==> flow/design.v <==
`timescale 1ns/1ns
module Controller(input clk, rst, start, compare, flag, output InitYin, InitW1, InitW2, InitB, InitFlag, InitAlpha, LdX1, LdX2, LdT, Select2, LdYin, LdFlag, LdAlphaT, LdW1, LdW2, LdB,ReadEn,Ready, output [1:0] Select1, Sel1, Sel2);
	reg initYin, initW1, initW2, initB, initFlag, initAlpha, ldX1, ldX2, ldT, select2, ldYin, ldFlag, ldAlphaT, ldW1, ldW2, ldB;
	reg [1:0] select1, sel1, sel2;
	reg [3:0] ns, ps;
	reg ldCnt, cntDown;
	reg readEn, ready;
	wire co;
	reg [7:0] Cout;
	always@(ps, start, co, compare, flag)begin
		ns = 4'b0;
		case(ps)
			4'b0000: begin
				ns = (start)? 4'b0001 : 4'b0000;
			  end
			4'b0001: begin
				ns = 4'b0010;
				end
			4'b0010: begin
				ns = 4'b0011;
				end
			4'b0011: begin
				ns = 4'b0100;
				end
			4'b0100: begin
				ns = 4'b0101;
				end
			4'b0101: begin
				ns = compare ? 4'b0110 : 4'b1010;
				end
			4'b0110: begin
				ns = 4'b0111;
				end
			4'b0111: begin
				ns = 4'b1000;
				end
			4'b1000: begin
				ns = 4'b1001;
				end
			4'b1001: begin
				ns = 4'b1010;
				end
			4'b1010: begin
				ns = (co == 0) ? 4'b0010 : 
				     (flag == 1) ? 4'b1011 : 
				     (flag == 0) ? 4'b0000 : 4'b1010;
				end
			4'b1011: begin
			  ns = 4'b0010;
			  end
			default: ns = 4'b0000;
		endcase
	end
	always@(ps)begin
		{initYin, initW1, initW2, initB, initFlag, ldCnt, initAlpha, ldX1, ldX2, ldT, cntDown, select2, ldYin, ldFlag, ldAlphaT, ldW1, ldW2, ldB} = 18'b0;
		readEn = 1'b0;
		ready = 1'b0;
		select1 = 2'b0;
		sel1 = 2'b0;
		sel2 = 2'b0;
		case(ps)
			4'b0000: begin
				ready = 1;
			  end
			4'b0001: begin
				initW1 = 1;
				initW2 = 1;
				initB = 1;
				initYin = 1;
				ldCnt = 1;
				initAlpha = 1;
				end
			4'b0010: begin
				ldX1 = 1;
				ldX2 = 1;
				ldT = 1;
				cntDown = 1;
				readEn = 1;
				end
			4'b0011: begin
				sel1 = 2'b00;
				sel2 = 2'b01;
				select1 = 2'b01;
				select2 = 1;
				ldYin = 1;
				end
			4'b0100: begin
				sel1 = 2'b01;
				sel2 = 2'b10;
				select1 = 2'b00;
				select2 = 1;
				ldYin = 1;
				end
			4'b0101: begin
				end
			4'b0110: begin
				sel1 = 2'b10;
				sel2 = 2'b0;
				ldAlphaT = 1;
				ldFlag = 1;
				end
			4'b0111: begin
				sel1 = 2'b11;
				sel2 = 2'b01;
				select2 = 1;
				select1 = 2'b10;
				ldW1 = 1;
				end
			4'b1000: begin
				sel1 = 2'b11;
				sel2 = 2'b10;
				select2 = 1;
				select1 = 2'b11;
				ldW2 = 1;
				end
			4'b1001: begin
				select2 = 0;
				select1 = 2'b01;
				ldB = 1;
				end
			4'b1010: begin
				end
			4'b1011: begin
			  ldCnt = 1;
			  initFlag = 1;
			  end
		endcase
	end
	always@(posedge clk,posedge rst)begin
		if(rst) ps <= 4'b0000;
		else ps <= ns;
	end
	always@(posedge clk, posedge rst)begin
	  if(rst)
	    Cout = 8'b11001000;
	  else begin
	    if(ldCnt) Cout <= 8'b11001000;
	    else if(cntDown) Cout <= Cout - 1;
	  end
  end
  assign co = ~|{Cout};
  assign InitYin = initYin;
  assign InitW1 = initW1;
  assign InitW2 = initW2;
  assign InitB = initB;
  assign InitFlag = initFlag;
  assign LdCnt = ldCnt;
  assign InitAlpha = initAlpha;
  assign LdX1 = ldX1;
  assign LdX2 = ldX2;
  assign LdT = ldT;
  assign CntDown = cntDown;
  assign Select1 = select1;
  assign Select2 = select2;
  assign LdYin = ldYin;
  assign LdFlag = ldFlag;
  assign LdAlphaT = ldAlphaT;
  assign LdW1 = ldW1;
  assign LdW2 = ldW2;
  assign LdB = ldB;
  assign Sel1 = sel1;
  assign Sel2 = sel2;
  assign ReadEn = readEn;
  assign Ready = ready;
endmodule
`timescale 1ns/1ns
module FlagReg(input clk,rst,loadData,initVal, output out);
  reg outData;
  assign out = outData;
  always@(posedge clk, posedge rst)begin
    if(rst) outData <= 1'b0;
    else
    begin
      if(initVal) outData <= 1'b0;
      else
    begin
    if (loadData) outData <= 1'b1;
    else outData <= outData;
    end
  end
  end
endmodule
`timescale 1ns/1ns
module Reg2bit(input clk,rst,loadData,initVal, input [1:0] inData, output[1:0] out);
  reg [1:0] outData;
  assign out = outData;
  always@(posedge clk, posedge rst)begin
    if(rst) outData <= 2'b0;
    else
    begin
      if(initVal) outData <= 2'b0;
      else
    begin
    if (loadData) outData <= inData;
    else outData <= outData;
    end
  end
  end
endmodule
`timescale 1ns/1ns
module Reg3bit(input clk,rst,loadData,initVal, input [2:0] inData, output[2:0] out);
  reg [2:0] outData;
  assign out = outData;
  always@(posedge clk, posedge rst)begin
    if(rst) outData <= 3'b0;
    else
    begin
      if(initVal) outData <= 3'b0;
      else
    begin
    if (loadData) outData <= inData;
    else outData <= outData;
    end
  end
  end
endmodule
`timescale 1ns/1ns
module Reg7bit(input clk,rst,loadData,initVal, input [6:0] inData, output[6:0] out);
  reg [6:0] outData;
  assign out = outData;
  always@(posedge clk, posedge rst)begin
    if(rst) outData <= 7'b0;
    else
    begin
      if(initVal) outData <= 7'b0;
      else
    begin
    if (loadData) outData <= inData;
    else outData <= outData;
    end
  end
  end
endmodule
`timescale 1ns/1ns
module Reg14bit(input clk,rst,loadData,initVal, input [13:0] inData, output[13:0] out);
  reg [13:0] outData;
  assign out = outData;
  always@(posedge clk, posedge rst)begin
    if(rst) outData <= 14'b0;
    else
    begin
      if(initVal) outData <= 14'b0;
      else
    begin
    if (loadData) outData <= inData;
    else outData <= outData;
    end
  end
  end
endmodule
`timescale 1ns/1ns
module Mux2to1(input select, input [13:0]in1,in2, output [13:0]MuxOut);
  assign MuxOut = ~select ? in1 : in2;
endmodule
`timescale 1ns/1ns
module Mux4to1(input [1:0]select, input [13:0]in1,in2,in3,in4, output [13:0]MuxOut);
  assign MuxOut = select==2'b00 ? in1 :
          select==2'b01 ? in2 :
          select==2'b10 ? in3 :
          select==2'b11 ? in4 : 14'bz;
endmodule
`timescale 1ns/1ns
module adder( input [13:0] op1, op2, output [13:0] result );
  assign result = op1 + op2;
endmodule
`timescale 1ns/1ns
module multiplier( input [13:0] op1, op2, output [13:0] result );
  wire [27:0] w;
  wire signed [13:0] operand1,operand2;
  assign operand1 = op1;
  assign operand2 = op2;
  assign w = operand1 * operand2;
  assign result = w[21:8];
endmodule
`timescale 1ns/1ns
module DataPath(input clk,rst, input [6:0] x1Data,x2Data, input [1:0] tData, input InitYin, InitW1, InitW2, InitB, InitFlag, InitAlpha, LdX1, LdX2, LdT, Select2, LdYin, LdFlag, LdAlphaT, LdW1, LdW2, LdB, input [1:0]  Select1, Sel1, Sel2, output compare, flag, output[1:0] signYin, output[13:0] w1,w2,b,Yin);
  wire [6:0] x1,x2;
  wire [1:0] t;
  wire [2:0] alpha,alphaT;
  wire [13:0] AddOut,MultOut,MultOp1,MultOp2,AddOp1,AddOp2;
  wire [13:0] castedT,castedAlphaT,castedAlpha,castedX1,castedX2;
  assign castedT = t[1] ? {4'b1111, t, 8'b0}: {4'b0, t, 8'b0};
  assign castedAlphaT = alphaT[2] ? {5'b11111, alphaT, 6'b0}: {5'b0, alphaT, 6'b0};
  assign castedAlpha = alpha[2] ? {5'b11111, alpha, 6'b0}: {5'b0, alpha, 6'b0};
  assign castedX1 = x1[6] ? {3'b111, x1, 4'b0}: {3'b0, x1, 4'b0};
  assign castedX2 = x2[6] ? {3'b111, x2, 4'b0}: {3'b0, x2, 4'b0};
  FlagReg FLAG(clk,rst,LdFlag,InitFlag, flag);
  Reg2bit T(clk,rst,LdT,1'b0,tData,t);
  Reg3bit ALPHA(clk,rst,InitAlpha,1'b0,3'b011, alpha);
  Reg3bit ALPHAT(clk,rst,LdAlphaT,1'b0,MultOut[8:6], alphaT);
  Reg7bit X1(clk,rst,LdX1,1'b0,x1Data, x1);
  Reg7bit X2(clk,rst,LdX2,1'b0,x2Data, x2);
  Reg14bit W1(clk,rst,LdW1,InitW1,AddOut, w1);
  Reg14bit W2(clk,rst,LdW2,InitW2,AddOut, w2);
  Reg14bit B (clk,rst,LdB,InitB,AddOut, b);
  Reg14bit YIN (clk,rst,LdYin,InitYin,AddOut, Yin);
  Mux4to1 MULTOP1(Sel1,w1,w2,castedT,castedAlphaT, MultOp1);
  Mux4to1 MULTOP2(Sel2,castedAlpha,castedX1,castedX2,14'b0, MultOp2);
  Mux4to1 ADDOP1(Select1,Yin,b,w1,w2, AddOp1);
  Mux2to1 ADDOP2(Select2,castedAlphaT,MultOut, AddOp2);
  multiplier MULTIPLIER(MultOp1,MultOp2, MultOut);
  adder ADDER(AddOp1,AddOp2, AddOut);
  assign compare = (Yin == 14'b0) ? 1 : (Yin[13] ^ t[1]);
  assign signYin = Yin[13] ? 2'b11 : 2'b01;  
endmodule
`timescale 1ns/1ns
module LearningMachine(input clk,rst, start, input [6:0] x1Data,x2Data, input [1:0] tData, output[1:0] signYin, output[13:0] w1,w2,b,Yin,output ReadEn, Ready);
  wire [1:0]Select1, Sel1, Sel2;
  wire  flag, InitYin, InitW1, InitW2, InitB, InitFlag, InitAlpha, LdX1, LdX2, LdT, Select2, LdYin, LdFlag, LdAlphaT, LdW1, LdW2, LdB;
  Controller controller(clk, rst, start, compare, flag, InitYin, InitW1, InitW2, InitB, InitFlag, InitAlpha, LdX1, LdX2, LdT, Select2, LdYin, LdFlag, LdAlphaT, LdW1, LdW2, LdB, ReadEn, Ready, Select1, Sel1, Sel2);
  DataPath datapath(clk,rst, x1Data,x2Data, tData, InitYin, InitW1, InitW2, InitB, InitFlag, InitAlpha, LdX1, LdX2, LdT, Select2, LdYin, LdFlag, LdAlphaT, LdW1, LdW2, LdB, Select1, Sel1, Sel2, compare, flag, signYin, w1,w2,b,Yin);
endmodule
# Reports on LearningMachine
# The steps from the RTL of LearningMachine to its reports follow in flow order.
# Lines are those of the file above, counted from 1.
# Cell names lack the library's common part.
# Not given: -
# inputs
design	LearningMachine
clock	clk
lib	sky130hd
lib_corner	tt_025C_1v80

# Word-level counts
# Source: Yosys, flattened and elaborated, memories not mapped. Widths are those after wreduce. Registers that Yosys merges into a memory's read port (data or address) are not register bits. Print and check cells do not count. Equal cells are merged and count once.
# Memory sizes are those after Yosys's memory passes, which may raise the word count (mostly to a power of two), join words into wider ones and drop unused or constant bits.
# bits
register_bits	89
rom_bits	416
mem_count	1
input_bits	19
# mem_list
memory	words	width	rd	wr	line	text
(name not given)	16	26	1	0	61	case(ps)
# classes
addsub	2
mul	1
n_eq	20
muxes	36
bitwise	1
n_reduce_logical	13
# op_table
op	n
14-bit 2-to-1 mux	25
14-bit by 14-bit multiplier with 22-bit output	1
4-bit parallel mux with 11-bit select	1
4-bit by 3-bit equality test with 1-bit output with constant B	4
4-bit equality test with constant B	4
8-bit 2-to-1 mux	2
14-bit adder	1
14-bit logical NOT	1
2-bit equality test with constant B	6
2-bit nonzero test	6
4-bit 2-to-1 mux	3
4-bit by 2-bit equality test with 1-bit output with constant B	2
8-bit by 1-bit subtractor with 8-bit output with constant B	1
8-bit OR reduction	1
2-bit by 1-bit equality test with 1-bit output with constant B	3
2-bit logical NOT	3
4-bit by 1-bit equality test with 1-bit output with constant B	1
4-bit logical NOT	1
1-bit 2-to-1 mux	4
2-bit OR reduction	1
2-bit 2-to-1 mux	1
1-bit bitwise XOR	1

# Longest topological paths
# Depth = most cells in a row (Yosys ltp): at word level without a register or memory, in the mapped netlist without a sequential cell, where the memories' decode and read muxes count.
# depth
word_depth	10
abc_area	0
mapped_depth	38
mapped_depth_nobuf	35

# Netlist
# The flow's flattened synthesis, as Yosys stat reports it; memories are mapped. The netlist is that of the ABC_AREA named above (0 if unset); the other value can give another one.
# Totals and module areas in this step are rounded.
# mapped
mapped_cells	976
yosys_area_um2	8950
sequential_area_um2	2230
ff_cells	89
buf_cells	38
# types
type	n
dfrtp_1	86
fa_1	84
ha_1	76
nand2_1	195
inv_1	96
mux4_2	14
o21ai_0	57
xnor2_1	32
nor2_1	66
a21oi_1	42
xor2_1	14
a22o_1	13
a21o_1	14
clkbuf_1	28
dfstp_2	3
and2_1	12
nand2b_1	10
nor2b_1	10
# Not listed: further types 52, cells in them 124.
# The figures by module come from a second, unflattened synthesis with its own total; it is not the netlist above.
# unflattened
hier_cells	1247
area_unflattened_um2	12300
# Rows give one instance, submodules left out.
# by_module
mod	n_inst	cells	mod_area_um2	seq_area_um2
multiplier	1	692	6050	0.0
Reg14bit	4	46	582	350
Mux4to1	3	17	367	0.0
Controller	1	109	927	304
adder	1	110	749	0.0
Reg7bit	2	23	287	175
Reg3bit	2	10	120	75.1
Mux2to1	1	15	169	0.0
Reg2bit	1	7	81.3	50.0
DataPath	1	10	68.8	0.0
FlagReg	1	3	38.8	25.0
LearningMachine	1	0	0.0	0.0

# Timing after synthesis
# Source: OpenSTA report_checks on the synthesized netlist (no wires, ideal clock, input and output delay 20% of the period each), path of least setup slack; recovery checks are left aside. Register names are those of the netlist, which keeps one name where synthesis merged equal registers.
# synth_path
kind	flip-flop to flip-flop
from	register controller.ps[1]
to	register datapath.YIN.outData[13]
tclk_ns	12.0
t_first_pin_ns	0.000
arrival_time_ns	7.996
required_time_ns	11.932
slack_ns	3.936
path_delay_ns	8.064
stages	34
n_path_buf	2
synth_period_reached_ns	8.064
# "path_delay_ns" is the arrival time less input delay plus setup time.
# "stages" counts driving pins, that of a launching flip-flop among them; a cell with two outputs on the path counts twice.
# "synth_period_reached_ns" is the clock period less the worst setup slack; recovery checks do not enter. This is arithmetic on one report: input and output delays are still those of the set period (20% each).
# Between the ends stands the longest chain of elaborated cells between them, by number of cells; it is not shown to be the way that was timed. Of several equally long chains one is given.
# Each line given opens the expression or statement behind the cell; cells for indexed reads and writes are added by Yosys, which also makes memories of some case tables.
# The chain passes a memory read, where the word-level depth is cut; so it can be longer than that depth.
# A register here has more assigning lines than the two given.
# synth_via
cell_sequence	dfrtp_1 -> inv_1 -> ha_1 -> and2b_1 -> o21a_1 -> buf_2 -> buf_1 -> a22o_1 -> nand2_1 -> fa_1 -> inv_1 -> fa_1 -> inv_1 -> fa_1 -> inv_1 -> fa_1 -> fa_1 -> ha_1 -> ha_1 -> o21a_1 -> o31a_1 -> o21a_1 -> nor2_1 -> xnor2_1 -> mux2_2 -> ha_1 -> a21o_1 -> a221o_1 -> nand4_1 -> nand4b_1 -> a21oi_1 -> xor2_1 -> xor2_1 -> a32o_1
elab_chain_len	11
# synth_lines
item	line	text
start: declaration	5	reg [3:0] ns, ps;
start: assignment	130	if(rst) ps <= 4'b0000;
start: assignment	131	else ps <= ns;
memory read 16 x 26 bit	61	case(ps)
2-bit equality test	260	select==2'b11 ? in4 : 14'bz;
14-bit 2-to-1 mux	260
14-bit 2-to-1 mux	259	select==2'b10 ? in3 :
14-bit 2-to-1 mux	258	select==2'b01 ? in2 :
14-bit 2-to-1 mux	257	assign MuxOut = select==2'b00 ? in1 :
14-bit by 14-bit multiplier with 22-bit output	272	assign w = operand1 * operand2;
14-bit 2-to-1 mux	253	assign MuxOut = ~select ? in1 : in2;
14-bit adder	264	assign result = op1 + op2;
14-bit 2-to-1 mux	245	if (loadData) outData <= inData;
14-bit 2-to-1 mux	242	if(initVal) outData <= 14'b0;
end: assignment	245
end: assignment	246	else outData <= outData;
end: declaration	236	reg [13:0] outData;

# Path in the finished layout
# Path of least setup slack in the final report of record 1 (OpenROAD, finished layout, wires in). Where an end is a register, its clock arrival counts in the times.
# layout_path
kind	flip-flop to flip-flop
from	register controller.ps[1]
to	register datapath.YIN.outData[13]
tclk_ns	13.3
t_first_pin_ns	0.36
arrival_time_ns	9.78
required_time_ns	13.60
slack_ns	3.81
stages	38
n_path_buf	2
# Between the ends stands the longest chain of elaborated cells between them, by number of cells; it is not shown to be the way that was timed. Of several equally long chains one is given.
# The chain passes a memory read, where the word-level depth is cut; so it can be longer than that depth.
# A register here has more assigning lines than the two given.
# layout_via
cell_sequence	dfrtp_1 -> inv_1 -> ha_1 -> buf_6 -> o21ai_0 -> mux2i_1 -> o21ai_0 -> clkbuf_1 -> nand2_1 -> fa_1 -> inv_1 -> ha_1 -> ha_1 -> inv_1 -> fa_1 -> inv_1 -> fa_1 -> ha_1 -> (+2 left out) -> nor2_1 -> nor2_1 -> o21bai_1 -> a21oi_1 -> o21bai_1 -> a21oi_1 -> xnor2_1 -> o21ai_0 -> nand2_1 -> ha_1 -> and3_1 -> a221o_1 -> nand4_1 -> nand4b_1 -> a21oi_1 -> xor2_1 -> xor2_1 -> a32o_1
elab_chain_len	11
# layout_lines
item	line	text
start: declaration	5	reg [3:0] ns, ps;
start: assignment	130	if(rst) ps <= 4'b0000;
start: assignment	131	else ps <= ns;
memory read 16 x 26 bit	61	case(ps)
2-bit equality test	260	select==2'b11 ? in4 : 14'bz;
14-bit 2-to-1 mux	260
14-bit 2-to-1 mux	259	select==2'b10 ? in3 :
14-bit 2-to-1 mux	258	select==2'b01 ? in2 :
14-bit 2-to-1 mux	257	assign MuxOut = select==2'b00 ? in1 :
14-bit by 14-bit multiplier with 22-bit output	272	assign w = operand1 * operand2;
14-bit 2-to-1 mux	253	assign MuxOut = ~select ? in1 : in2;
14-bit adder	264	assign result = op1 + op2;
14-bit 2-to-1 mux	245	if (loadData) outData <= inData;
14-bit 2-to-1 mux	242	if(initVal) outData <= 14'b0;
end: assignment	245
end: assignment	246	else outData <= outData;
end: declaration	236	reg [13:0] outData;

# Design LearningMachine on sky130hd. What follows are 4 stored runs of the flow, each under its own settings; their order means nothing. The constraints put input and output delay at 20% of the set period each and load the outputs with 0.01 pF.
# "clock_period_reached_ns" means the clock period less the worst setup slack. The figure is calculated, with input and output delays left at 20% of the set period.
# By "worst_path_allowed_less_slack_ns" is meant the share of the clock period that the worst setup path is allowed (20% is reserved at inputs, 20% at outputs), minus its slack. Clock arrival times at its registers enter into it.
# The results are shown rounded.
# Settings: n/a = not set for that run.
run name	CAP_MARGIN	CORE_UTILIZATION	CTS_CLUSTER_SIZE	GPL_ROUTABILITY_DRIVEN	GPL_TIMING_DRIVEN	MAX_ROUTING_LAYER	PLACE_DENSITY_LB_ADDON	period_ns	CORE_MARGIN	SLEW_MARGIN	ABC_AREA	CELL_PAD_IN_SITES_DETAIL_PLACEMENT	CELL_PAD_IN_SITES_GLOBAL_PLACEMENT	CORE_ASPECT_RATIO	HOLD_SLACK_MARGIN	MIN_ROUTING_LAYER	SETUP_SLACK_MARGIN	synth_chip_area_um2	dieArea_um2	finish.stdcell_area_um2	finalUtil_pct	timing.setup.ws_ns	setup_tns_ns	timing.hold.ws_ns	clock_period_reached_ns	worst_path_allowed_less_slack_ns	critical_path_kind
record 1	25	30	92	0	0	met4	0.28	13.3	2	20	n/a	n/a	n/a	n/a	n/a	n/a	n/a	8950	31200	10600	35.8	3.81	0.000	0.483	9.487	9.49	flip-flop to flip-flop
record 2	0	40	48	0	0	met5	0.13	13.0	9	30	1	1	2	1.47	0.15	met1	3.6	9160	28800	10700	47.8	4.28	0.000	0.454	8.719	8.72	flip-flop to flip-flop
record 3	0	40	48	0	n/a	met4	n/a	13.0	5	30	n/a	1	n/a	1.47	0.15	met2	n/a	8950	25500	10300	46.4	3.43	0.000	0.486	9.569	9.57	flip-flop to flip-flop
record 4	20	68	12	n/a	n/a	met4	0.2	13.7	2	20	n/a	n/a	n/a	n/a	0.23	met1	n/a	8950	14100	10100	79.6	4.49	0.000	0.476	9.212	9.21	flip-flop to flip-flop
